==> flow/design.v <==
`timescale 1ns / 1ps
module debounce(pb_debounced, pb, clk);
    output pb_debounced;
    input pb;
    input clk;
    reg [3:0] DFF;
    always @(posedge clk) begin
        DFF[3:1] <= DFF[2:0];
        DFF[0] <= pb;
    end
    assign pb_debounced = (DFF == 4'b1111) ? 1'b1 : 1'b0;
endmodule
module button(clk, btn, rst_n);
    input clk;
    input btn;
    output reg rst_n;
    always @(posedge clk) begin
        rst_n <= ~btn;
    end
endmodule
module one_pulse(clk, signal, op);
    input clk;
    input signal;
    output reg op;
    reg delay;
    always @(posedge clk) begin
        if (signal == 1'b1 && delay == 1'b0)
            op <= 1'b1;
        else
            op <= 1'b0;
        delay <= signal;
    end
endmodule
`timescale 1ns / 1ps
module clock_divider(
    input clk,
    input rst_n,
    input [31:0] num,
    output reg clk_div
    );
    reg [31:0] count;
    wire enough;
    assign enough = count >= num - 32'd1;
    always @(posedge clk) begin
        if (~rst_n || !enough) begin
            clk_div <= 1'b0;
        end else begin            
            clk_div <= 1'b1;
        end
        if (~rst_n || enough) begin
            count <= 32'd0;
        end else begin            
            count <= count + 32'd1;
        end
    end
endmodule
`timescale 1ns / 1ps
module pulse_wave_gen(
    input clk,
    input rst,
    input sample_tick,
    input [15:0]wave_length,  
    input [6:0]amplitude,
    input [5:0] duty,
    output [7:0]out
    );
    wire [15:0] high_length;
    wire [15:0] low_length;
    assign high_length = (wave_length * duty) >> 6;
    assign low_length = wave_length - high_length;
    wire state_transition;
    reg state;
    reg [15:0]sample_count;
    parameter up = 1'b0;
    parameter down = 1'b1;
    always @(posedge clk) begin
        if (state_transition || ~rst) begin
            sample_count <= 16'd0;
        end else begin
            if (sample_tick) 
                sample_count <= sample_count + 16'd1;
            else
                sample_count <= sample_count;
        end
        if (~rst) begin
            state <= up;
        end else begin
            if (state_transition)
                state <= ~state;
            else
                state <= state;
        end
    end
    assign state_transition = (sample_count >= high_length && state == up) || (sample_count >= low_length && state == down);
    assign out = (state == down)? (8'd127 - amplitude) : (8'd127 + amplitude);
endmodule
`timescale 1ns / 1ps
module triangle_wave_gen(
    input clk,
    input rst,
    input sample_tick,
    input [15:0]wave_length,  
    input [6:0]amplitude,
    output [7:0]out
    );
    wire [15:0] first_half_length;
    wire [15:0] second_half_length;
    assign first_half_length = wave_length >> 1;
    assign second_half_length = wave_length - first_half_length;
    wire state_transition;
    reg state;
    reg [15:0]sample_count;
    parameter up = 1'b0;
    parameter down = 1'b1;
    always @(posedge clk) begin
        if (state_transition || ~rst) begin
            sample_count <= 16'd0;
        end else begin
            if (sample_tick) 
                sample_count <= sample_count + 16'd1;
            else
                sample_count <= sample_count;
        end
        if (~rst) begin
            state <= up;
        end else begin
            if (state_transition)
                state <= ~state;
            else
                state <= state;
        end
    end
    assign state_transition = (sample_count >= first_half_length && state == up) || (sample_count >= second_half_length && state == down);
    assign out = (state == up)? (sample_count * amplitude * 2 / first_half_length) + (8'd127 - amplitude) : ((second_half_length - sample_count)* amplitude * 2 / second_half_length) + (8'd127 - amplitude);
endmodule
`timescale 1ns / 1ps
module AD_envelope_gen(
    input clk,
    input rst,
    input sample_tick,
    input [15:0]attack_time,
    input [15:0]decay_time,
    input [6:0] amplitude,
    input note_pressed,
    output [7:0]envelope
    );
    wire note_start;
    one_pulse op1(clk, note_pressed, note_start);
    wire state_transition;
    reg [15:0] sample_count;
    reg [1:0] state;
    wire [1:0] next_state;
    parameter attack = 2'd0;
    parameter decay = 2'd1;
    parameter idle = 2'd2;
    assign state_transition = (sample_count >= attack_time && state == attack) || (sample_count >= decay_time && state == decay) || note_start;
    assign next_state = note_start ? attack : (state + 2'd1);
    always @(posedge clk) begin
        if (~rst) begin
            state <= idle;
        end else begin
            if (state_transition)
                state <= next_state;
            else
                state <= state;
        end
        if (~rst || state_transition) begin
            sample_count <= 16'd0;
        end else begin
            if (sample_tick) begin
                sample_count <= sample_count + 16'd1;
            end else begin
                sample_count <= sample_count;
            end
        end
    end
    reg [11:0] ve;
    always @(posedge clk) begin
        if (~rst) begin
            ve <= 8'd0;
        end else begin
            if (sample_tick) begin
                if (state == attack)
                    ve <= amplitude * sample_count / attack_time;
                else if (state == decay)
                    ve <= amplitude * (decay_time - sample_count) / decay_time;
                else
                    ve <= 8'd0;
            end else begin
                ve <= ve;
            end
        end
    end
    assign envelope = ve > 8'd255 ? 8'd255 : ve[7:0];
endmodule
`timescale 1ns / 1ps
module noise_gen(
    input clk,
    input rst,
    input clk_div,
    input [6:0] amplitude,
    output [7:0] out
    );
    reg [7:0] noise;
    always @(posedge clk) begin
        if (~rst) begin
            noise <= 8'd27;
        end else begin
            if (clk_div) begin
                noise[7] <= noise[6];
                noise[6] <= noise[5];
                noise[5] <= noise[4];
                noise[4] <= noise[3];
                noise[3] <= noise[2];
                noise[2] <= noise[1];
                noise[1] <= noise[0];
                noise[0] <= noise[3] ^ noise[7];
            end else begin
                noise <= noise;
            end
        end
    end
    assign out = ((noise * amplitude) / 16'd127) + 8'd127 - amplitude;
endmodule
`timescale 1ns / 1ps
module mixer(
    input clk,
    input rst,
    input sample_tick,
    input [7:0] in0,
    input [7:0] in1,
    input [7:0] in2,
    input [7:0] in3,
    output reg [7:0] out
    );
    reg [9:0] mixed_value;
    wire [7:0] next_value;
    wire [9:0] sum;
    assign sum = ((in0 + in1) + (in2 + in3));
    always @(posedge clk) begin
        if (~rst) begin
            mixed_value <= 10'd0;
            out <= 8'd127;
        end else begin
            mixed_value <= (sum > 10'd381)? sum - 10'd381 : 10'd0;
            out <= sample_tick ? next_value : out;
        end
    end
    assign next_value = (mixed_value > 10'd255)? 8'd255 : mixed_value[7:0];    
endmodule
`timescale 1ns / 1ps
module PWM_gen (
    input clk,
    input rst,
    input [7:0] duty,
    output reg PWM
);
reg [7:0] count;
always @(posedge clk) begin
    if (~rst) begin
        count <= 8'd0;
        PWM <= 1'b0;
    end else begin
        count <= count + 8'd1;
        if(count < duty)
            PWM <= 1'b1;
        else
            PWM <= 1'b0;
    end
end
endmodule
`timescale 1ns / 1ps
module synth_top(
    input clk,
    input rst,
    input btnL,
    input [15:0] sw,
    output [3:0] led,
	output pmod_1,	 
	output pmod_2,	 
	output pmod_4	 
    );
    wire trigger_noise;
    debounce dn(trigger_noise, btnL, clk);
    assign led = sw[3:0];
    assign pmod_2 = 1'd1;	 
    assign pmod_4 = 1'd1;	 
    wire sample_tick;
    wire noise_tick;
    wire rst_n;
    button br(clk, rst, rst_n);
    clock_divider cd(
        clk,
        rst_n,
        16'd1024,
        sample_tick
    );
    clock_divider cdn(
        clk,
        rst_n,
        {16'd0, 16'b1110_1110_0110_0001},
        noise_tick
    );
    wire wnotecd, wnotecd2;
    clock_divider cdnote(
        clk,
        rst_n,
        32'd250_000,
        wnotecd
    );
    clock_divider cdnote2(
        clk,
        rst_n,
        32'd125_000,
        wnotecd2
    );
    reg [15:0] pulse1_wave_len;
    reg [15:0] pulse2_wave_len;
    reg [15:0] tri_wave_len;
    parameter [0:31] score_amp1 = 32'b1111_1111_1111_1111_0000_0000_0000_0000;
    parameter [0:31] score_amp2 = 32'b1000_0010_1000_0000_0000_0000_0000_0000;
    reg [4:0] score_ptr;
    always @(posedge clk) begin
        if (score_ptr == 5'd0) begin
            pulse2_wave_len <= 16'd148;
        end else begin
            pulse2_wave_len <= 16'd187;
        end
        if (~rst_n) begin
            tri_wave_len <= 16'd1493;
        end else begin
            if (wnotecd) begin
                if (tri_wave_len == 16'd747) begin
                    tri_wave_len <= 16'd1493;
                end else begin
                    tri_wave_len <= 16'd747;
                end
            end else begin
                tri_wave_len <= tri_wave_len;
            end
        end
        if (~rst_n) begin
            pulse1_wave_len <= 16'd373;
        end else begin
            if (wnotecd2) begin
                if (pulse1_wave_len == 16'd373) begin
                    pulse1_wave_len <= 16'd333;
                end else if (pulse1_wave_len == 16'd333) begin
                    pulse1_wave_len <= 16'd296;
                end else if (pulse1_wave_len == 16'd296) begin
                    pulse1_wave_len <= 16'd249;
                end else begin
                    pulse1_wave_len <= 16'd373;
                end
            end else begin
                pulse1_wave_len <= pulse1_wave_len;
            end
        end
        if (~rst_n) begin
            score_ptr <= 5'd0;
        end else begin
            if (wnotecd2) begin
                score_ptr <= score_ptr + 5'd1;
            end else begin
                score_ptr <= score_ptr;
            end
        end
    end
    wire [7:0] pulse1_out;
    wire [7:0] pulse2_out;
    wire [7:0] triangle_out;
    wire [7:0] noise_out;
    wire [7:0] mixer_out;
    pulse_wave_gen pwg1(
        .clk(clk),
        .rst(rst_n),
        .sample_tick(sample_tick),
        .wave_length(pulse1_wave_len),  
        .amplitude(7'd7 * score_amp1[score_ptr]),
        .duty(31),
        .out(pulse1_out)
    );
    pulse_wave_gen pwg2(
        .clk(clk),
        .rst(rst_n),
        .sample_tick(sample_tick),
        .wave_length(pulse2_wave_len),  
        .amplitude(7'd15 * score_amp2[score_ptr]),
        .duty(8),
        .out(pulse2_out)
    );
    triangle_wave_gen twg(
        .clk(clk),
        .rst(rst_n),
        .sample_tick(sample_tick),
        .wave_length(tri_wave_len),  
        .amplitude(127),
        .out(triangle_out)
    );
    wire [7:0] noise_envelope;
    AD_envelope_gen noise_ad(
    .clk(clk),
    .rst(rst_n),
    .sample_tick(sample_tick),
    .attack_time(200),
    .decay_time(5000),
    .amplitude(127),
    .note_pressed(trigger_noise),
    .envelope(noise_envelope)
    );
    noise_gen ng(
        .clk(clk),
        .rst(rst_n),
        .clk_div(noise_tick),
        .amplitude(noise_envelope),
        .out(noise_out)
    );
    reg [7:0] pulse1;
    reg [7:0] pulse2;
    reg [7:0] triangle;
    reg [7:0] noise;
    always @(posedge clk) begin
        if (sw[3])
            pulse1 <= pulse1_out;
        else
            pulse1 <= 8'd127;
        if (sw[2])
            pulse2 <= pulse2_out;
        else
            pulse2 <= 8'd127;
        if (sw[1])
            triangle <= triangle_out;
        else
            triangle <= 8'd127;
        if (sw[0])
            noise <= noise_out;
        else
            noise <= 8'd127;
    end
    mixer mx(
        .clk(clk),
        .rst(rst_n),
        .sample_tick(sample_tick),
        .in0(pulse1),
        .in1(pulse2),
        .in2(triangle),
        .in3(noise),
        .out(mixer_out)
    );
    PWM_gen audio_out(
        .clk(clk),
        .rst(rst_n),
        .duty(mixer_out),
        .PWM(pmod_1)
    );
endmodule
; Reports on synth_top
; Module synth_top before and after one edit of its RTL, step after step.
; Lines under "before" count in the file above, lines under "after" in the edited file.
; "diff" is "after" less "before", of the values as shown; "change_rel_pct" is that difference over "before", in percent.
; Operators carry their Yosys type and port widths (W data, S select, Z words).
; Cell names lack the library's common part.
; A cell with - has no value.
[design]
design = synth_top
clock_port = clk
lib = sky130hd
corner = tt_025C_1v80

; The edit
; The edit as a unified diff against the file above.
; A script made this edit. It changes what the design does and was not meant as an optimisation.
; begin of diff
@@ -231,5 +231,5 @@
     input [7:0] in1,
     input [7:0] in2,
-    input [7:0] in3,
+    input [3:0] in3,
     output reg [7:0] out
     );
; end of diff

; Word-level counts
; Counts by Yosys on the flattened word-level netlist (proc, flatten, opt, wreduce; memories kept). Register bits leave out memories and registers merged into their read ports (data or address); mux counts leave out enables and synchronous resets folded into registers. Print and check cells are left out. Cells with the same type and inputs are merged into one.
[bits]
columns = element, before, after, diff, change_rel_pct
row1 = reg_bits, 332, 328, -4, -1.20
row2 = inputBits, 19, 19, 0, 0.00
row3 = output_inout_bits, 7, 7, 0, 0.00
row4 = word_cells, 165, 165, 0, 0.00
[op_classes]
columns = element, before, after, diff, change_rel_pct
row1 = addsub, 27, 27, 0, 0.00
row2 = mul, 8, 8, 0, 0.00
row3 = div, 5, 5, 0, 0.00
row4 = compare, 16, 16, 0, 0.00
row5 = n_eq, 6, 6, 0, 0.00
row6 = shift, 2, 2, 0, 0.00
row7 = mux, 20, 20, 0, 0.00
row8 = logic, 7, 7, 0, 0.00
row9 = reduce_and_logical, 33, 33, 0, 0.00
[op_table]
columns = operator, before, after, diff, change_rel_pct
row1 = $add A8 B8 Y9, 2, 1, -1, -50.00
row2 = $add A8 B7 Y8 const B, 1, 0, -1, -100.00
row3 = $sub A8 B7 Y8, 1, 0, -1, -100.00
row4 = $add A4 B4 Y4 const B, 0, 1, 1, -
row5 = $add A8 B4 Y9, 0, 1, 1, -
row6 = $sub A4 B4 Y4, 0, 1, 1, -
; Operator kinds equal on both sides are left out: 64.

; Logic depth
; Longest topological path by Yosys (ltp), each cell counted once; first at word level (registers and memories cut), then after technology mapping (sequential cells cut; the memories' decode and read muxes count).
[logic_depth]
columns = element, before, after, diff, change_rel_pct
row1 = word_depth, 6, 6, 0, 0.00
row2 = abc_area, 0, 0, -, -
row3 = depth_mapped, 502, 515, 13, 2.59
row4 = depth_no_buf, 467, 475, 8, 1.71

; Synthesis result
; Yosys stat after the flow's synthesis: flattened, memories mapped to cells. It holds for the ABC_AREA given above (unset counts as 0); a run with the other value may have another netlist.
[synth_totals]
columns = element, before, after, diff, change_rel_pct
row1 = mapped_cells, 6403, 6480, 77, 1.20
row2 = yosys_area_um2, 51099.0, 51259.2, 160.2, 0.31
row3 = seq_area_um2, 5825.6, 5745.5, -80.1, -1.37
row4 = ff_cells, 291, 287, -4, -1.37
row5 = buffers, 158, 154, -4, -2.53
[types]
columns = cell_type, before, after, diff, change_rel_pct
row1 = nand2_1, 529, 589, 60, 11.34
row2 = nor2_1, 479, 525, 46, 9.60
row3 = o21a_1, 266, 240, -26, -9.77
row4 = nor3_1, 296, 276, -20, -6.76
row5 = clkbuf_1, 115, 95, -20, -17.39
row6 = xnor2_1, 309, 325, 16, 5.18
row7 = or2_2, 74, 89, 15, 20.27
row8 = ha_1, 783, 769, -14, -1.79
row9 = o31ai_1, 147, 133, -14, -9.52
row10 = mux2_2, 86, 73, -13, -15.12
row11 = mux2i_1, 60, 73, 13, 21.67
row12 = nand3_1, 123, 135, 12, 9.76
row13 = a211o_1, 29, 17, -12, -41.38
row14 = nor4_1, 54, 43, -11, -20.37
row15 = and4_1, 23, 12, -11, -47.83
row16 = a21o_1, 127, 137, 10, 7.87
row17 = a21oi_1, 385, 376, -9, -2.34
row18 = nor2b_1, 89, 80, -9, -10.11
; Cell types equal on both sides are left out: 25.
; The list need not be complete.
; The figures by module come from a second, unflattened synthesis with its own total; it is not the netlist above.
[unflattened]
columns = element, before, after, diff, change_rel_pct
row1 = cells_unflattened, 9683, 9581, -102, -1.05
row2 = area_unflattened_um2, 75215.9, 74625.3, -590.6, -0.79
; Rows give one instance, submodules left out.
[modules_before]
columns = mod, n_inst, cells, mod_area_um2, mod_seq_area_um2
row1 = triangle_wave_gen, 1, 4647, 33728.6, 340.3
row2 = AD_envelope_gen, 1, 1855, 14350.0, 600.6
row3 = clock_divider, 4, 316, 2687.6, 660.6
row4 = pulse_wave_gen, 2, 488, 4102.7, 340.3
row5 = noise_gen, 1, 537, 4264.1, 160.2
row6 = mixer, 1, 193, 1657.8, 360.3
row7 = synth_top, 1, 145, 1594.0, 960.9
row8 = PWM_gen, 1, 56, 499.2, 180.2
row9 = debounce, 1, 5, 88.8, 80.1
row10 = one_pulse, 1, 3, 53.8, 40.0
row11 = button, 1, 2, 23.8, 20.0
[modules_after]
columns = mod, n_inst, cells, mod_area_um2, mod_seq_area_um2
row1 = triangle_wave_gen, 1, 4566, 33358.2, 340.3
row2 = AD_envelope_gen, 1, 1855, 14350.0, 600.6
row3 = clock_divider, 4, 316, 2687.6, 660.6
row4 = pulse_wave_gen, 2, 488, 4102.7, 340.3
row5 = noise_gen, 1, 537, 4264.1, 160.2
row6 = mixer, 1, 180, 1566.5, 360.3
row7 = synth_top, 1, 137, 1465.2, 880.8
row8 = PWM_gen, 1, 56, 499.2, 180.2
row9 = debounce, 1, 5, 88.8, 80.1
row10 = one_pulse, 1, 3, 53.8, 40.0
row11 = button, 1, 2, 23.8, 20.0

; Worst setup path after synthesis
; Source: OpenSTA report_checks on the synthesized netlist (no wires, ideal clock, input and output delay 20% of the period each), path of least setup slack; recovery checks are left aside. Register names are those of the netlist, which keeps one name where synthesis merged equal registers.
[synth_timing]
columns = element, before, after, diff, change_rel_pct
row1 = path_kind, register to register, register to register, -, -
row2 = from, register twg.state, register twg.state, -, -
row3 = to, register triangle[0], register triangle[0], -, -
row4 = tclk_ns, 100.0, 100.0, 0.0, 0.00
row5 = setup_time_ns, 0.147, 0.134, -0.013, -
row6 = t_first_pin_ns, 0.000, 0.000, 0.000, -
row7 = t_arrival_ns, 100.120, 99.986, -0.134, -0.13
row8 = required_time_ns, 99.853, 99.866, 0.013, 0.01
row9 = setup_slack_ns, -0.267, -0.120, 0.147, -
row10 = path_delay_ns, 100.267, 100.120, -0.147, -0.15
row11 = path_stages, 471, 485, 14, 2.97
row12 = path_buffers, 49, 52, 3, 6.12
row13 = period_less_setup_slack_ns, 100.267, 100.12, -0.147, -0.15
; "path_delay_ns" is the arrival time less input delay plus setup time.
; "path_stages": output pins that drive a net of the path, with the launching flip-flop's if there is one; two outputs of one cell count as two.
; "period_less_setup_slack_ns" = period - worst setup slack (recovery checks aside). The figure is calculated, with input and output delays left at 20% of the set period.
; A register here has more assigning lines than the two given.
[synth_between_before]
path_cell_list = dfxtp_1 > buf_2 > clkbuf_1 > clkbuf_1 > clkbuf_1 > buf_1 > buf_1 > clkbuf_1 > mux2i_1 > ha_1 > o21a_1 > o21ai_0 > or3_1 > o211ai_1 > ha_1 > o211ai_1 > a31oi_1 > o21a_1 > (+435 left out) > a21oi_1 > nor2b_1 > o21ai_0 > nand2b_1 > a21oi_1 > nor2b_1 > o21ai_0 > nand2b_1 > a21oi_1 > nor2b_1 > o21ai_0 > nand2b_1 > a211oi_1 > nand4_1 > nor2_1 > nand3_1 > a2111oi_0 > o2111ai_1
cells_between = 1
lines_between = 1
cone_classes = mux (1)
[synth_lines_before]
columns = element, line_no
row1 = from (decl), 111  ; reg state;
row2 = from (assign), 125  ; state <= up;
row3 = from (assign), 128  ; state <= ~state;
row4 = to (assign), 432  ; triangle <= triangle_out;
row5 = to (assign), 434  ; triangle <= 8'd127;
row6 = to (decl), 420  ; reg [7:0] triangle;
; before: Chain of elaborated cells between the ends: none given.
[synth_between_after]
path_cell_list = dfxtp_1 > buf_4 > buf_6 > buf_4 > buf_4 > buf_4 > clkbuf_1 > mux2i_1 > ha_1 > a21oi_1 > nand2_1 > nand2_1 > nand2_1 > a211oi_1 > nor2_1 > inv_1 > ha_1 > o221ai_1 > (+449 left out) > nor2b_1 > o21ai_0 > nand2b_1 > a21oi_1 > nor2b_1 > o21ai_0 > nand2b_1 > a21oi_1 > nor2b_1 > o21ai_0 > nand2b_1 > a21oi_1 > nor2b_1 > o21ai_0 > nor4bb_1 > nand4b_1 > nor3_1 > o221ai_1
cells_between = 1
lines_between = 1
cone_classes = mux (1)
[synth_lines_after]
columns = element, line_no
row1 = from (decl), 111  ; reg state;
row2 = from (assign), 125  ; state <= up;
row3 = from (assign), 128  ; state <= ~state;
row4 = to (assign), 432  ; triangle <= triangle_out;
row5 = to (assign), 434  ; triangle <= 8'd127;
row6 = to (decl), 420  ; reg [7:0] triangle;
; after: Chain of elaborated cells between the ends: none given.

; Path in the finished layout
; Path of least setup slack in the final report of the runs of pair 1 (OpenROAD, finished layout, wires in). Where an end is a register, its clock arrival counts in the times.
[layout_timing]
columns = element, before, after, diff, change_rel_pct
row1 = path_kind, register to register, register to register, -, -
row2 = from, register tri_wave_len[8], register tri_wave_len[9], -, -
row3 = to, register triangle[0], register triangle[0], -, -
row4 = tclk_ns, 95.5, 95.5, 0.0, 0.00
row5 = setup_time_ns, 0.17, 0.13, -0.04, -
row6 = t_first_pin_ns, 0.55, 0.57, 0.02, 3.64
row7 = t_arrival_ns, 90.09, 90.40, 0.31, 0.34
row8 = required_time_ns, 95.87, 95.94, 0.07, 0.07
row9 = setup_slack_ns, 5.78, 5.54, -0.24, -
row10 = path_stages, 472, 469, -3, -0.64
row11 = path_buffers, 29, 22, -7, -24.14
; Between the ends stands the longest chain of elaborated cells between them, by number of cells; it is not shown to be the way that was timed. Of several equally long chains one is given.
; A line is the first line of the expression or statement that the cell stems from. Yosys adds cells for indexed reads and writes and turns some case tables into memories.
; A register here has more assigning lines than the two given.
[layout_between_before]
path_cell_list = dfxtp_4 > clkinvlp_4 > buf_4 > ha_4 > nor4_2 > buf_4 > ha_2 > and3_1 > a211oi_2 > buf_4 > nand2_8 > ha_1 > nor3_2 > a21oi_1 > ha_1 > o21a_1 > o21ai_2 > or2_2 > (+436 left out) > nor2b_1 > o21ai_0 > nand2b_1 > a21oi_1 > nor2b_1 > o21ai_0 > nand2b_1 > a21oi_1 > nor2b_1 > o21ai_0 > nand2b_1 > a211oi_2 > buf_4 > nand4_1 > nor2_1 > nand3_1 > a2111oi_4 > o2111ai_2
elab_chain_cells = 5
cells_between = 6
lines_between = 2
cone_classes = add/sub (2); mul (1); div (2); mux (1)
[layout_lines_before]
columns = element, line_no
row1 = from (decl), 319  ; reg [15:0] tri_wave_len;
row2 = from (assign), 330  ; tri_wave_len <= 16'd1493;
row3 = from (assign), 339  ; tri_wave_len <= tri_wave_len;
row4 = $sub A16 B15 Y16, 109  ; assign second_half_length = wave_length - first_half_length;
row5 = $sub A16 B16 Y17, 134  ; assign out = (state == up)? (sample_count * amplitude * 2 / first_half_length) + (8'd127 - amplitude) : ((seco ...
row6 = $mul A32 B7 Y31, 134
row7 = $div A32 B16 Y32, 134
row8 = $mux W8, 134
row9 = to (assign), 432  ; triangle <= triangle_out;
row10 = to (assign), 434  ; triangle <= 8'd127;
row11 = to (decl), 420  ; reg [7:0] triangle;
[layout_between_after]
path_cell_list = dfxtp_1 > buf_6 > clkinvlp_4 > ha_4 > fa_1 > a211oi_2 > o21bai_1 > o41ai_2 > buf_4 > nand3_4 > ha_1 > nor2_2 > a21oi_2 > ha_1 > o21a_1 > o21ai_2 > nor4_1 > a21o_1 > (+433 left out) > o21ai_0 > nand2b_1 > a21oi_1 > nor2b_1 > o21ai_0 > nand2b_1 > a21oi_1 > nor2b_1 > o21ai_0 > nand2b_1 > a21oi_1 > nor2b_1 > o21ai_0 > nor4bb_2 > buf_4 > nand4b_1 > nor3_1 > o221ai_1
elab_chain_cells = 5
cells_between = 6
lines_between = 2
cone_classes = add/sub (2); mul (1); div (2); mux (1)
[layout_lines_after]
columns = element, line_no
row1 = from (decl), 319  ; reg [15:0] tri_wave_len;
row2 = from (assign), 330  ; tri_wave_len <= 16'd1493;
row3 = from (assign), 339  ; tri_wave_len <= tri_wave_len;
row4 = $sub A16 B15 Y16, 109  ; assign second_half_length = wave_length - first_half_length;
row5 = $sub A16 B16 Y17, 134  ; assign out = (state == up)? (sample_count * amplitude * 2 / first_half_length) + (8'd127 - amplitude) : ((seco ...
row6 = $mul A32 B7 Y31, 134
row7 = $div A32 B16 Y32, 134
row8 = $mux W8, 134
row9 = to (assign), 432  ; triangle <= triangle_out;
row10 = to (assign), 434  ; triangle <= 8'd127;
row11 = to (decl), 420  ; reg [7:0] triangle;

; Layout results
; Both versions went through the flow (Yosys, OpenROAD) with the same settings in each pair. Constraints: input delay and output delay 20% of the set period each, output load 0.01 pF.
[flow_settings_pair_1]
CORE_UTILIZATION = 40
period_ns = 95.5
CAP_MARGIN = 20
CORE_MARGIN = 2
SLEW_MARGIN = 20
[measured_pair_1]
columns = element, before, after, diff, change_rel_pct
row1 = post_synth_area_um2, 51099.0, 51259.2, 160.2, 0.31
row2 = design_die_area_um2, 130621.0, 131026.0, 405.0, 0.31
row3 = layout_stdcell_area_um2, 57325.0, 58112.0, 787.0, 1.37
row4 = layout_utilization_pct, 45.1, 45.6, 0.5, -
row5 = fin_ws_ns, 5.782, 5.537, -0.245, -
row6 = tns_setup_ns, 0.000, 0.000, 0.000, -
row7 = fin_hold_ws_ns, 0.349, 0.348, -0.001, -
row8 = achieved_clock_period_ns, 89.718, 89.963, 0.245, 0.27
[flow_settings_pair_2]
ABC_AREA = 0
CAP_MARGIN = 15
CORE_ASPECT_RATIO = 0.66
CORE_MARGIN = 5
CORE_UTILIZATION = 51
MAX_ROUTING_LAYER = met4
MIN_ROUTING_LAYER = met1
PLACE_DENSITY_LB_ADDON = 0.14
SETUP_SLACK_MARGIN = -0.66
SLEW_MARGIN = 40
TNS_END_PERCENT = 15
period_ns = 82.9
[measured_pair_2]
columns = element, before, after, diff, change_rel_pct
row1 = post_synth_area_um2, 51099.0, 51259.2, 160.2, 0.31
row2 = design_die_area_um2, 106762.0, 107085.0, 323.0, 0.30
row3 = layout_stdcell_area_um2, 65923.2, 66617.6, 694.4, 1.05
row4 = layout_utilization_pct, 66.3, 66.8, 0.5, -
row5 = fin_ws_ns, -6.973, -5.374, 1.599, -
row6 = tns_setup_ns, -10.555, -7.889, 2.666, -
row7 = fin_hold_ws_ns, 0.343, 0.346, 0.003, -
row8 = achieved_clock_period_ns, 89.873, 88.274, -1.599, -1.78
; "achieved_clock_period_ns": clock period set for the run, less the worst setup slack. It is reckoned from that one timing run; input and output delays stay at 20% of the period that was set.
